==> flow/design.v <==
`timescale 1ns / 1ps
module DiscriminantCalculator(
    input signed [31:0] SphereX,
    input signed [31:0] SphereY,
    input signed [31:0] SphereZ,
    input [31:0] SphereRadius,
    input signed [31:0] RayStartX,
    input signed [31:0] RayStartY,
    input signed [31:0] RayStartZ,
    input signed [31:0] RayDirX,
    input signed [31:0] RayDirY,
    input signed [31:0] RayDirZ,
    output signed [31:0] Discriminant,
    output signed [31:0] B_out,
    output QuickIntersects,
    input CLK,
    input aresetn,
    input InputValid,
    output InputReady,
    output OutputReady
    );
    parameter waiting = 2'b00;
    parameter reading = 2'b01;
    parameter process = 2'b10;
    parameter process2 = 2'b11;
    logic [1:0] nextState;
    logic [1:0] state;
    logic signed [31:0] dx;
    logic signed [31:0] dy;
    logic signed [31:0] dz;
    logic signed [31:0] discriminant;
    logic signed [31:0] A;
    logic signed [31:0] B;
    logic signed [31:0] C;
    logic signed [31:0] distX;
    logic signed [31:0] distY;
    logic signed [31:0] distZ;
    logic [31:0] sphereRadiusSquared;
    assign InputReady = (state == waiting);
    assign OutputReady = (state == process2);
    assign Discriminant = discriminant;
    assign B_out = B;
    assign QuickIntersects = (discriminant > 0);
    always_ff@(posedge CLK) begin
        if (aresetn == 1'b0) begin
            state <= waiting;
        end else begin
            state <= nextState;
        end
        if (nextState == reading) begin
            dx <= RayDirX;
            dy <= RayDirY;
            dz <= RayDirZ;
            distX <= RayStartX - SphereX;
            distY <= RayStartY - SphereY;
            distZ <= RayStartZ - SphereZ;
            sphereRadiusSquared <= SphereRadius * SphereRadius;
            A <= RayDirX * RayDirX + RayDirY * RayDirY + RayDirZ * RayDirZ;
        end else if (nextState == process) begin
            B <= (dx * distX + dy * distY + dz * distZ) << 1;
            C <= (distX * distX + distY * distY + distZ * distZ) - sphereRadiusSquared;
        end else if (nextState == process2) begin
            discriminant <= B * B - 4 * A * C;
        end         
    end
    always_comb begin
        case (state) 
        waiting:
            if (InputValid) begin
                nextState = reading;
            end else begin
                nextState = waiting;
            end            
        reading:
            nextState = process;
        process:
            nextState = process2;
        process2:
            nextState = waiting;
        endcase
    end
endmodule
== From RTL to reports: DiscriminantCalculator ==
What the tools print for DiscriminantCalculator, step after step.
Line numbers count from 1 in the design file above.
Operators carry their Yosys type and port widths (W data, S select, Z words).
Cell names lack the library's common part.
The mark - stands for no value.
Set-up
  top module: DiscriminantCalculator
  clock: CLK
  library: sky130hd
  corner: tt_025C_1v80

== Word level ==
Counts by Yosys on the flattened word-level netlist (proc, flatten, opt, wreduce; memories kept). Register bits leave out memories and registers merged into their read ports (data or address); mux counts leave out enables and synchronous resets folded into registers. Print and check cells are left out. Cells with the same type and inputs are merged into one.
Bit counts
  register bits after elaboration: 351
  output and inout port bits: 67
  word-level cells: 49
Cells by class
  add/subtract/negate cells: 11
  multiply operators: 12
  $lt $le $gt $ge: 1
  equality and inequality tests: 6
  muxes and demuxes: 2
  bitwise gates (word level): 2
  reduce/logical cells: 3
Operators with widths (count)
  $mul A32 B32 Y32: 4
  $mul A32 B32 Y30: 3
  $mul A32 B32 Y31: 3
  $mul A31 B31 Y30: 1
  $mul A30 B32 Y30: 1
  $sub A32 B32 Y32: 5
  $add A32 B32 Y32: 2
  $add A31 B31 Y31: 2
  $add A30 B30 Y30: 2
  $gt A32 B1 Y1 const B: 1
  $eq A2 B2 Y1 const B: 4
  $pmux W2 S4: 1
  $eq A2 B1 Y1 const B: 2
  $reduce_and A3 Y1: 1
  $not A1 Y1: 2
  $logic_not A2 Y1: 1
  $reduce_and A2 Y1: 1
  $mux W1: 1

== Longest topological paths ==
Yosys ltp: most cells in a row. Word level: on the elaborated netlist, between registers, memories and ports. Mapped: between sequential cells and ports; inverters and the memories' decode and read muxes count.
Depth
  word-level depth: 5
  ABC_AREA: 0
  depth in mapped cells: 39

== Netlist ==
The flow's flattened synthesis, as Yosys stat reports it; memories are mapped. The netlist is that of the ABC_AREA named above (0 if unset); the other value can give another one.
Mapped netlist
  mapped cells: 18271
  chip area (Yosys): 173606.5 um2
  sequential part of the area: 10169.8 um2
  mapped flip-flops: 340
  buffers: 642
Cells by type
  fa_1: count 4365, total area 8.74E+04 um2
  ha_1: count 1699, total area 2.13E+04 um2
  inv_1: count 5614, total area 2.11E+04 um2
  edfxtp_1: count 336, total area 1.01E+04 um2
  and2_1: count 1586, total area 9.92E+03 um2
  nand2_1: count 2101, total area 7.89E+03 um2
  xnor2_1: count 602, total area 5.27E+03 um2
  clkbuf_1: count 638, total area 2.39E+03 um2
  xor2_1: count 159, total area 1.39E+03 um2
  a21oi_1: count 197, total area 985.946 um2
  a21o_1: count 119, total area 893.357 um2
  nor2_1: count 223, total area 837.053 um2
  o21ai_0: count 116, total area 580.557 um2
  nor2b_1: count 52, total area 325.312 um2
  o21a_1: count 38, total area 285.274 um2
  nand2b_1: count 45, total area 281.52 um2
  o21bai_1: count 29, total area 217.709 um2
  nor3_1: count 41, total area 205.197 um2
Other cell types: 57; their cells: 311.

== Worst setup path after synthesis ==
Path of least setup slack by OpenSTA after synthesis, without wires, with an ideal clock, recovery checks aside; 20% of the period is set as input and as output delay. Where synthesis merged equal registers, the netlist keeps one of their names.
Timing after synthesis
  kind: input port to flip-flop
  start: input InputValid
  end: register A[0]
  period: 11.0 ns
  library setup time: 1.534 ns
  arrival: 26.675 ns
  data required time: 9.466 ns
  setup slack: -17.209 ns
  delay of the path: 26.009 ns
  driving pins on the path: 1
  buffers on the path: 0
  period reached after synthesis: 28.209 ns
"delay of the path" = arrival - input delay + setup time.
"driving pins on the path": output pins that drive a net of the path, with the launching flip-flop's if there is one; two outputs of one cell count as two.
"period reached after synthesis" is the clock period less the worst setup slack; recovery checks do not enter. This is arithmetic on one report: input and output delays are still those of the set period (20% each).
The rows between start and end are the longest chain of elaborated cells between them; the timing report does not say that the signal goes this way. Where chains are equally long, one stands for them.
Each line given opens the expression or statement behind the cell; cells for indexed reads and writes are added by Yosys, which also makes memories of some case tables.
On the way, after synthesis
  cell sequence: nor4b_1
  length of the longest elaborated chain: 3
  elaborated cells on any way between the ends: 3
  source lines of those cells: 3
  classes of those cells: eq/ne: 1; mux: 2
RTL lines, path after synthesis
  start: declaration: line 18  | input InputValid,
  $mux W1: line 69  | if (InputValid) begin
  $pmux W2 S4: line 67  | case (state)
  $eq A2 B1 Y1: line 50  | if (nextState == reading) begin
  end: assignment: line 58  | A <= RayDirX * RayDirX + RayDirY * RayDirY + RayDirZ * RayDirZ;

== Timing after layout ==
From the final timing report of stored run 1: the path of least setup slack in the routed layout; clock arrival at registers is part of the times.
Timing after layout
  kind: flip-flop to flip-flop
  start: register distX[9]
  end: register C[28]
  period: 9.43 ns
  library setup time: 0.28 ns
  arrival: 10.08 ns
  data required time: 9.87 ns
  setup slack: -0.21 ns
  driving pins on the path: 33
  buffers on the path: 4
The rows between start and end are the longest chain of elaborated cells between them; the timing report does not say that the signal goes this way. Where chains are equally long, one stands for them.
On the way, after layout
  cell sequence: edfxtp_1 -> buf_6 -> buf_4 -> clkbuf_4 -> nand2_1 -> fa_1 -> inv_1 -> ha_1 -> nand2b_1 -> fa_1 -> fa_1 -> ha_4 -> fa_1 -> inv_1 -> fa_1 -> inv_1 -> fa_1 -> fa_1 -> fa_1 -> inv_1 -> fa_2 -> inv_2 -> ha_4 -> and2_4 -> nand3_1 -> or3_4 -> a21oi_4 -> buf_12 -> a221o_1 -> nand4_1 -> a31oi_4 -> mux2i_1 -> nand2_2
  length of the longest elaborated chain: 4
  elaborated cells on any way between the ends: 4
  source lines of those cells: 1
  classes of those cells: add/sub: 3; mul: 1
RTL lines, path after layout
  start: declaration: line 35  | logic signed [31:0] distX;
  start: assignment: line 54  | distX <= RayStartX - SphereX;
  $mul A32 B32 Y32: line 61  | C <= (distX * distX + distY * distY + distZ * distZ) - sphereRadiusSquared;
  $add A32 B32 Y32 x2: line 61
  $sub A32 B32 Y32: line 61
  end: assignment: line 61
  end: declaration: line 34  | logic signed [31:0] C;

Module DiscriminantCalculator, platform sky130hd: 3 stored runs of the flow (Yosys, OpenROAD) with differing settings, in no particular order. Input and output delays are each 20% of the period that was set; the output load is 0.01 pF.
"period reached": clock period set for the run, less the worst setup slack. It is reckoned from that one timing run; input and output delays stay at 20% of the period that was set.

==> stored run 1: settings <==
{ "CELL_PAD_IN_SITES_GLOBAL_PLACEMENT": 3, "CTS_CLUSTER_DIAMETER": 205, "GPL_ROUTABILITY_DRIVEN": 1, "GPL_TIMING_DRIVEN": 0, "period_ns": 9.43, "CAP_MARGIN": 20, "CORE_MARGIN": 2, "CORE_UTILIZATION": 40, "SLEW_MARGIN": 20 }
==> stored run 1: results <==
synthesis area: 173606.5 um2
area of the die: 439304.0 um2
standard-cell area of the final layout: 197418.0 um2
post-layout utilization: 0.458
smallest setup slack: -0.208 ns
period reached: 9.638 ns

==> stored run 2: settings <==
{ "CORE_ASPECT_RATIO": 0.68, "CORE_UTILIZATION": 68, "GPL_TIMING_DRIVEN": 1, "MAX_ROUTING_LAYER": "met5", "PLACE_DENSITY_LB_ADDON": 0.26, "SETUP_SLACK_MARGIN": 2.46, "TNS_END_PERCENT": 80, "period_ns": 9.55, "CAP_MARGIN": 20, "CORE_MARGIN": 2, "SLEW_MARGIN": 20 }
==> stored run 2: results <==
synthesis area: 173606.5 um2
area of the die: 259436.0 um2
standard-cell area of the final layout: 196174.0 um2
post-layout utilization: 0.775
smallest setup slack: 0.179 ns
period reached: 9.371 ns

==> stored run 3: settings <==
{ "CAP_MARGIN": 5, "CELL_PAD_IN_SITES_GLOBAL_PLACEMENT": 1, "CORE_MARGIN": 7, "GPL_TIMING_DRIVEN": 1, "period_ns": 11.0, "CORE_UTILIZATION": 40, "SLEW_MARGIN": 20 }
==> stored run 3: results <==
synthesis area: 173606.5 um2
area of the die: 452660.0 um2
standard-cell area of the final layout: 188680.0 um2
post-layout utilization: 0.437
smallest setup slack: 0.498 ns
period reached: 10.502 ns
